==> flow/design.v <==
module CRC(
input           clk,         
input           rst_n,       
input  [23:0]   Din,         
input           valid,       
input  [15:0]   size,        
output [14:0]   checksum,    
output          done         
);
reg [5:0] shift_count;       
reg [5:0] limit;             
wire [1:0] extra;            
wire [4:0] offset;           
wire finish;                 
reg [15:0] crc;                                    
localparam [15:0] polynomial = 16'b1100010110011001;      
reg CS, NS;
parameter IDLE = 1'b0, FIND = 1'b1;
always @(posedge clk or negedge rst_n)
begin
 if(~rst_n)
  CS <= IDLE;
 else CS <= NS;
end
always @(posedge clk)
begin
 case(CS)
  IDLE:
  begin
   crc <= (valid) ? (Din >> offset) : 16'hffff;             
   shift_count <= 0;
  end
  FIND:
  begin
  if(crc[15] == 1'b0)                                              
  begin                                                            
   if(shift_count < offset)                                        
    crc <= {crc[14:0],Din[offset - (shift_count + 6'd1)]};            
   else crc <= crc << 1;
   shift_count <= shift_count + 6'd1;
  end
  else crc <= crc ^ polynomial;                                    
  end
 endcase
end
always @(*)
begin
 limit = 6'd15 + offset;
 case(CS)
  IDLE:
  begin
   if(valid)
    NS = FIND;
   else NS = IDLE;
  end
  FIND:
  begin
   if(finish)
    NS = IDLE;
   else NS = FIND;
  end
  default: NS = IDLE;
 endcase
end
assign extra = size[2:0] - 3'd2;
assign offset = {extra, 3'b000};
assign finish = ((shift_count == limit) && (crc[15] == 1'b0)) ? 1'b1 : 1'b0;
assign done = (CS == FIND) && finish;
assign checksum = crc[14:0];
endmodule
======== Tool chain data of CRC ========
Module CRC before and after one edit of its RTL, step after step.
Lines under "unedited" count in the file above, lines under "edited" in the edited file.
"change": "edited" minus "unedited" as printed here. "rel. change": 100 x difference / "unedited".
Operators: Yosys type, input widths -> output width; for muxes data width and select width s.
Cell names lack the library's common part.
The mark -- stands for no value.
set-up
  design top .............................. CRC
  clock ................................... clk
  standard-cell library ................... sky130hd
  timing corner ........................... tt_025C_1v80

======== Diff ========
Unified diff, file above to edited file.
The edit is scripted: it alters the design's behaviour and was not made to optimise anything.
begin of diff
@@ -65,5 +65,5 @@
 assign extra = size[2:0] - 3'd2;
 assign offset = {extra, 3'b000};
-assign finish = ((shift_count == limit) && (crc[15] == 1'b0)) ? 1'b1 : 1'b0;
+assign finish = ((shift_count >= limit) && (crc[15] == 1'b0)) ? 1'b1 : 1'b0;
 assign done = (CS == FIND) && finish;
 assign checksum = crc[14:0];
end of diff

======== Word-level counts ========
Counts by Yosys on the flattened word-level netlist (proc, flatten, opt, wreduce; memories kept). Register bits leave out memories and registers merged into their read ports (data or address). Print and check cells are left out. Cells with the same type and inputs are merged into one.
cells by class
  item                           unedited  edited  change  rel. change (%)
  shift operators                2         2       0       0.00
  $lt $le $gt $ge                1         2       +1      +100.00
  bitwise logic cells            3         3       0       0.00
  $add $sub $neg                 4         4       0       0.00
  mux-type cells                 10        10      0       0.00
  reduce/logical cells           2         2       0       0.00
  equality and inequality tests  2         1       -1      -50.00
operators by type and width
  cell                 unedited  edited  change  rel. change (%)
  $eq 6x6->1           1         0       -1      -100.00
  $ge 6x6->1           0         1       +1      --
  $mux 1               4         4       0       0.00
  $logic_and 1x1->1    2         2       0       0.00
  $mux 16              2         2       0       0.00
  $not 1->1            2         2       0       0.00
  $add 4x5->6 const A  1         1       0       0.00
  $add 6x1->6 const B  1         1       0       0.00
  $lt 6x5->1           1         1       0       0.00
  $mux 6               1         1       0       0.00
  $ne 2x2->1 const B   1         1       0       0.00
  $not 8->8            1         1       0       0.00
  $pmux 1 s2           1         1       0       0.00
  $pmux 16 s2          1         1       0       0.00
  $pmux 6 s2           1         1       0       0.00
  $shiftx 24x6->1      1         1       0       0.00
  $shr 24x5->16        1         1       0       0.00
  $sub 2x2->2 const B  1         1       0       0.00
  $sub 5x6->6          1         1       0       0.00
word-level totals
  item                     unedited  edited  change  rel. change (%)
  cells after elaboration  28        28      0       0.00
  output and inout bits    16        16      0       0.00
  register bits            23        23      0       0.00
  input bits               43        43      0       0.00

======== Depth ========
Yosys ltp: most cells in a row. Word level: on the elaborated netlist, between registers, memories and ports. Mapped: between sequential cells and ports; inverters and the memories' decode and read muxes count.
logic depth
  item                           unedited  edited  change  rel. change (%)
  depth in word-level cells      7         7       0       0.00
  ABC_AREA                       0         0       --      --
  mapped depth                   9         10      +1      +11.11
  gate-level depth less buffers  8         9       +1      +12.50

======== Netlist ========
Yosys stat after the flow's synthesis: flattened, memories mapped to cells. It holds for the ABC_AREA given above (unset counts as 0); a run with the other value may have another netlist.
cell types
  type      unedited  edited  change  rel. change (%)
  o21ai_0   9         14      +5      +55.56
  nand3_1   7         2       -5      -71.43
  o21ai_1   6         1       -5      -83.33
  nand2b_1  2         7       +5      +250.00
  buf_2     5         1       -4      -80.00
  nand2_1   17        14      -3      -17.65
  clkbuf_1  8         11      +3      +37.50
  ha_1      5         8       +3      +60.00
  a21oi_1   13        15      +2      +15.38
  nor2_1    12        14      +2      +16.67
  nor2b_1   6         4       -2      -33.33
  xor2_1    4         2       -2      -50.00
  inv_1     3         5       +2      +66.67
  o22ai_1   2         0       -2      -100.00
  nor3_1    1         3       +2      +200.00
  mux2i_1   14        15      +1      +7.14
  mux4_2    5         6       +1      +20.00
  and2_1    3         2       -1      -33.33
The list need not be complete.
mapped netlist
  item                             unedited  edited  change  rel. change (%)
  cell area after synthesis (µm²)  1813.0    1849.3  +36.3   +2.00
  cell count                       193       198     +5      +2.59
  flip-flop cells                  23        23      0       0.00

======== Worst setup path after synthesis ========
Path of least setup slack by OpenSTA after synthesis, without wires, with an ideal clock, recovery checks aside; 20% of the period is set as input and as output delay. Where synthesis merged equal registers, the netlist keeps one of their names.
timing path after synthesis
  item                               unedited                   edited                     change  rel. change (%)
  path type                          input port to output port  input port to output port  --      --
  start point                        in size[1]                 in size[1]                 --      --
  end point                          out done                   out done                   --      --
  path delay (ns)                    1.209                      1.521                      +0.312  +25.81
  period (ns)                        5.5                        5.5                        0.0     0.00
  stages on the path                 5                          9                          +4      +80.00
  setup slack (ns)                   2.091                      1.779                      -0.312  --
  launch time at the first pin (ns)  1.100                      1.100                      0.000   0.00
  output delay (ns)                  1.100                      1.100                      0.000   0.00
  data arrival time (ns)             2.309                      2.621                      +0.312  +13.51
  buffers on the path                1                          1                          0       0.00
  external input delay (ns)          1.100                      1.100                      0.000   0.00
  synthesis period reached (ns)      3.409                      3.721                      +0.312  +9.15
"path delay" is the arrival time less input delay plus setup time.
A path that ends at an output port has no setup time.
"stages on the path": output pins that drive a net of the path, with the launching flip-flop's if there is one; two outputs of one cell count as two.
"synthesis period reached" = period - worst setup slack (recovery checks aside). The figure is calculated, with input and output delays left at 20% of the set period.
The rows between start and end are the longest chain of elaborated cells between them; the timing report does not say that the signal goes this way. Where chains are equally long, one stands for them.
Each line given opens the expression or statement behind the cell; cells for indexed reads and writes are added by Yosys, which also makes memories of some case tables.
on the way, after synthesis, unedited
  path through ............................ buf_2 inv_2 ha_1 xor2_1 nor4_1
  cells in the longest elaborated chain ... 6
  elaborated cells between the ends (all ways) .. 6
  those cells by class .................... add/sub: 2; eq/ne: 1; mux: 1; reduce/logical: 2
ends and longest elaborated chain, after synthesis, unedited
  item                line  RTL
  start: declaration  6     input  [15:0]   size,
  $sub 2x2->2         65    assign extra = size[2:0] - 3'd2;
  $add 4x5->6         48    limit = 6'd15 + offset;
  $eq 6x6->1          67    assign finish = ((shift_count == limit) && (crc[15] == 1'b0)) ? 1'b1 : 1'b0;
  $logic_and 1x1->1   67
  $mux 1              67
  $logic_and 1x1->1   68    assign done = (CS == FIND) && finish;
  end: declaration    8     output          done
on the way, after synthesis, edited
  path through ............................ buf_1 inv_1 ha_1 inv_1 ha_1 o21ai_0 nand2b_1 a21oi_1 nor2_1
  cells in the longest elaborated chain ... 6
  elaborated cells between the ends (all ways) .. 6
  those cells by class .................... add/sub: 2; compare: 1; mux: 1; reduce/logical: 2
ends and longest elaborated chain, after synthesis, edited
  item                line  RTL
  start: declaration  6     input  [15:0]   size,
  $sub 2x2->2         65    assign extra = size[2:0] - 3'd2;
  $add 4x5->6         48    limit = 6'd15 + offset;
  $ge 6x6->1          67    assign finish = ((shift_count >= limit) && (crc[15] == 1'b0)) ? 1'b1 : 1'b0;
  $logic_and 1x1->1   67
  $mux 1              67
  $logic_and 1x1->1   68    assign done = (CS == FIND) && finish;
  end: declaration    8     output          done

======== Worst path after layout ========
Path of least setup slack in the final report of each run of set A (OpenROAD, finished layout, wires in). Where an end is a register, its clock arrival counts in the times.
timing path after layout
  item                               unedited                   edited                     change  rel. change (%)
  path type                          input port to output port  input port to output port  --      --
  start point                        in size[1]                 in size[1]                 --      --
  end point                          out done                   out done                   --      --
  data arrival time (ns)             2.89                       3.00                       +0.11   +3.81
  output delay (ns)                  0.89                       0.89                       0.00    0.00
  external input delay (ns)          0.89                       0.89                       0.00    0.00
  launch time at the first pin (ns)  0.89                       0.89                       0.00    0.00
  setup slack (ns)                   0.69                       0.58                       -0.11   --
  stages on the path                 6                          10                         +4      +66.67
  period (ns)                        4.47                       4.47                       0.00    0.00
  buffers on the path                2                          2                          0       0.00
The rows between start and end are the longest chain of elaborated cells between them; the timing report does not say that the signal goes this way. Where chains are equally long, one stands for them.
on the way, after layout, unedited
  path through ............................ clkdlybuf4s50_1 inv_2 ha_1 xor2_1 nor4_1 clkdlybuf4s50_1
  cells in the longest elaborated chain ... 6
  elaborated cells between the ends (all ways) .. 6
  those cells by class .................... add/sub: 2; eq/ne: 1; mux: 1; reduce/logical: 2
ends and longest elaborated chain, after layout, unedited
  item                line  RTL
  start: declaration  6     input  [15:0]   size,
  $sub 2x2->2         65    assign extra = size[2:0] - 3'd2;
  $add 4x5->6         48    limit = 6'd15 + offset;
  $eq 6x6->1          67    assign finish = ((shift_count == limit) && (crc[15] == 1'b0)) ? 1'b1 : 1'b0;
  $logic_and 1x1->1   67
  $mux 1              67
  $logic_and 1x1->1   68    assign done = (CS == FIND) && finish;
  end: declaration    8     output          done
on the way, after layout, edited
  path through ............................ clkdlybuf4s50_1 inv_1 ha_1 inv_1 ha_1 o21ai_0 nand2b_1 a21oi_1 nor2_1 clkdlybuf4s50_1
  cells in the longest elaborated chain ... 6
  elaborated cells between the ends (all ways) .. 6
  those cells by class .................... add/sub: 2; compare: 1; mux: 1; reduce/logical: 2
ends and longest elaborated chain, after layout, edited
  item                line  RTL
  start: declaration  6     input  [15:0]   size,
  $sub 2x2->2         65    assign extra = size[2:0] - 3'd2;
  $add 4x5->6         48    limit = 6'd15 + offset;
  $ge 6x6->1          67    assign finish = ((shift_count >= limit) && (crc[15] == 1'b0)) ? 1'b1 : 1'b0;
  $logic_and 1x1->1   67
  $mux 1              67
  $logic_and 1x1->1   68    assign done = (CS == FIND) && finish;
  end: declaration    8     output          done

======== Flow runs ========
Runs of the flow (Yosys, OpenROAD) on both versions; the two runs of a pair have the same settings. The constraints put input and output delay at 20% of the set period each and load the outputs with 0.01 pF.
settings, set A
  CORE_UTILIZATION ........................ 40
  period_ns ............................... 4.47
  CAP_MARGIN .............................. 20
  CORE_MARGIN ............................. 2
  SLEW_MARGIN ............................. 20
results, set A
  item                                   unedited  edited  change  rel. change (%)
  achieved period (ns)                   3.783     3.890   +0.107  +2.83
  overall die area (µm²)                 5087.3    5183.3  +96.0   +1.89
  total power after layout (uW)          1446      1461    +15     +1.04
  worst hold slack after layout (ns)     0.484     0.532   +0.048  --
  lowest setup slack (ns)                0.687     0.580   -0.107  --
  setup TNS (ns)                         0.000     0.000   0.000   --
  cell area after synthesis (µm²)        1813.0    1849.3  +36.3   +2.00
  utilization in the final report        0.507     0.507   0.000   --
  standard-cell area after layout (µm²)  2208.4    2235.9  +27.5   +1.25
settings, set B
  CORE_ASPECT_RATIO ....................... 0.97
  CORE_UTILIZATION ........................ 26
  CTS_CLUSTER_DIAMETER .................... 289
  GPL_ROUTABILITY_DRIVEN .................. 1
  GPL_TIMING_DRIVEN ....................... 0
  MAX_ROUTING_LAYER ....................... met4
  SETUP_SLACK_MARGIN ...................... 0.62
  TNS_END_PERCENT ......................... 40
  period_ns ............................... 7.08
  CAP_MARGIN .............................. 20
  CORE_MARGIN ............................. 2
  SLEW_MARGIN ............................. 20
results, set B
  item                                   unedited  edited  change  rel. change (%)
  achieved period (ns)                   5.362     5.682   +0.320  +5.97
  overall die area (µm²)                 7656.8    7803.2  +146.4  +1.91
  total power after layout (uW)          995.5     1005    +9.5    +0.95
  worst hold slack after layout (ns)     0.501     0.549   +0.048  --
  lowest setup slack (ns)                1.718     1.398   -0.320  --
  setup TNS (ns)                         0.000     0.000   0.000   --
  cell area after synthesis (µm²)        1813.0    1849.3  +36.3   +2.00
  utilization in the final report        0.364     0.352   -0.012  --
  standard-cell area after layout (µm²)  2416.1    2446.1  +30.0   +1.24
"achieved period": clock period set for the run, less the worst setup slack. It is reckoned from that one timing run; input and output delays stay at 20% of the period that was set.
"total power after layout" rests on the timing tool's default activity at the inputs, not on a simulated workload.
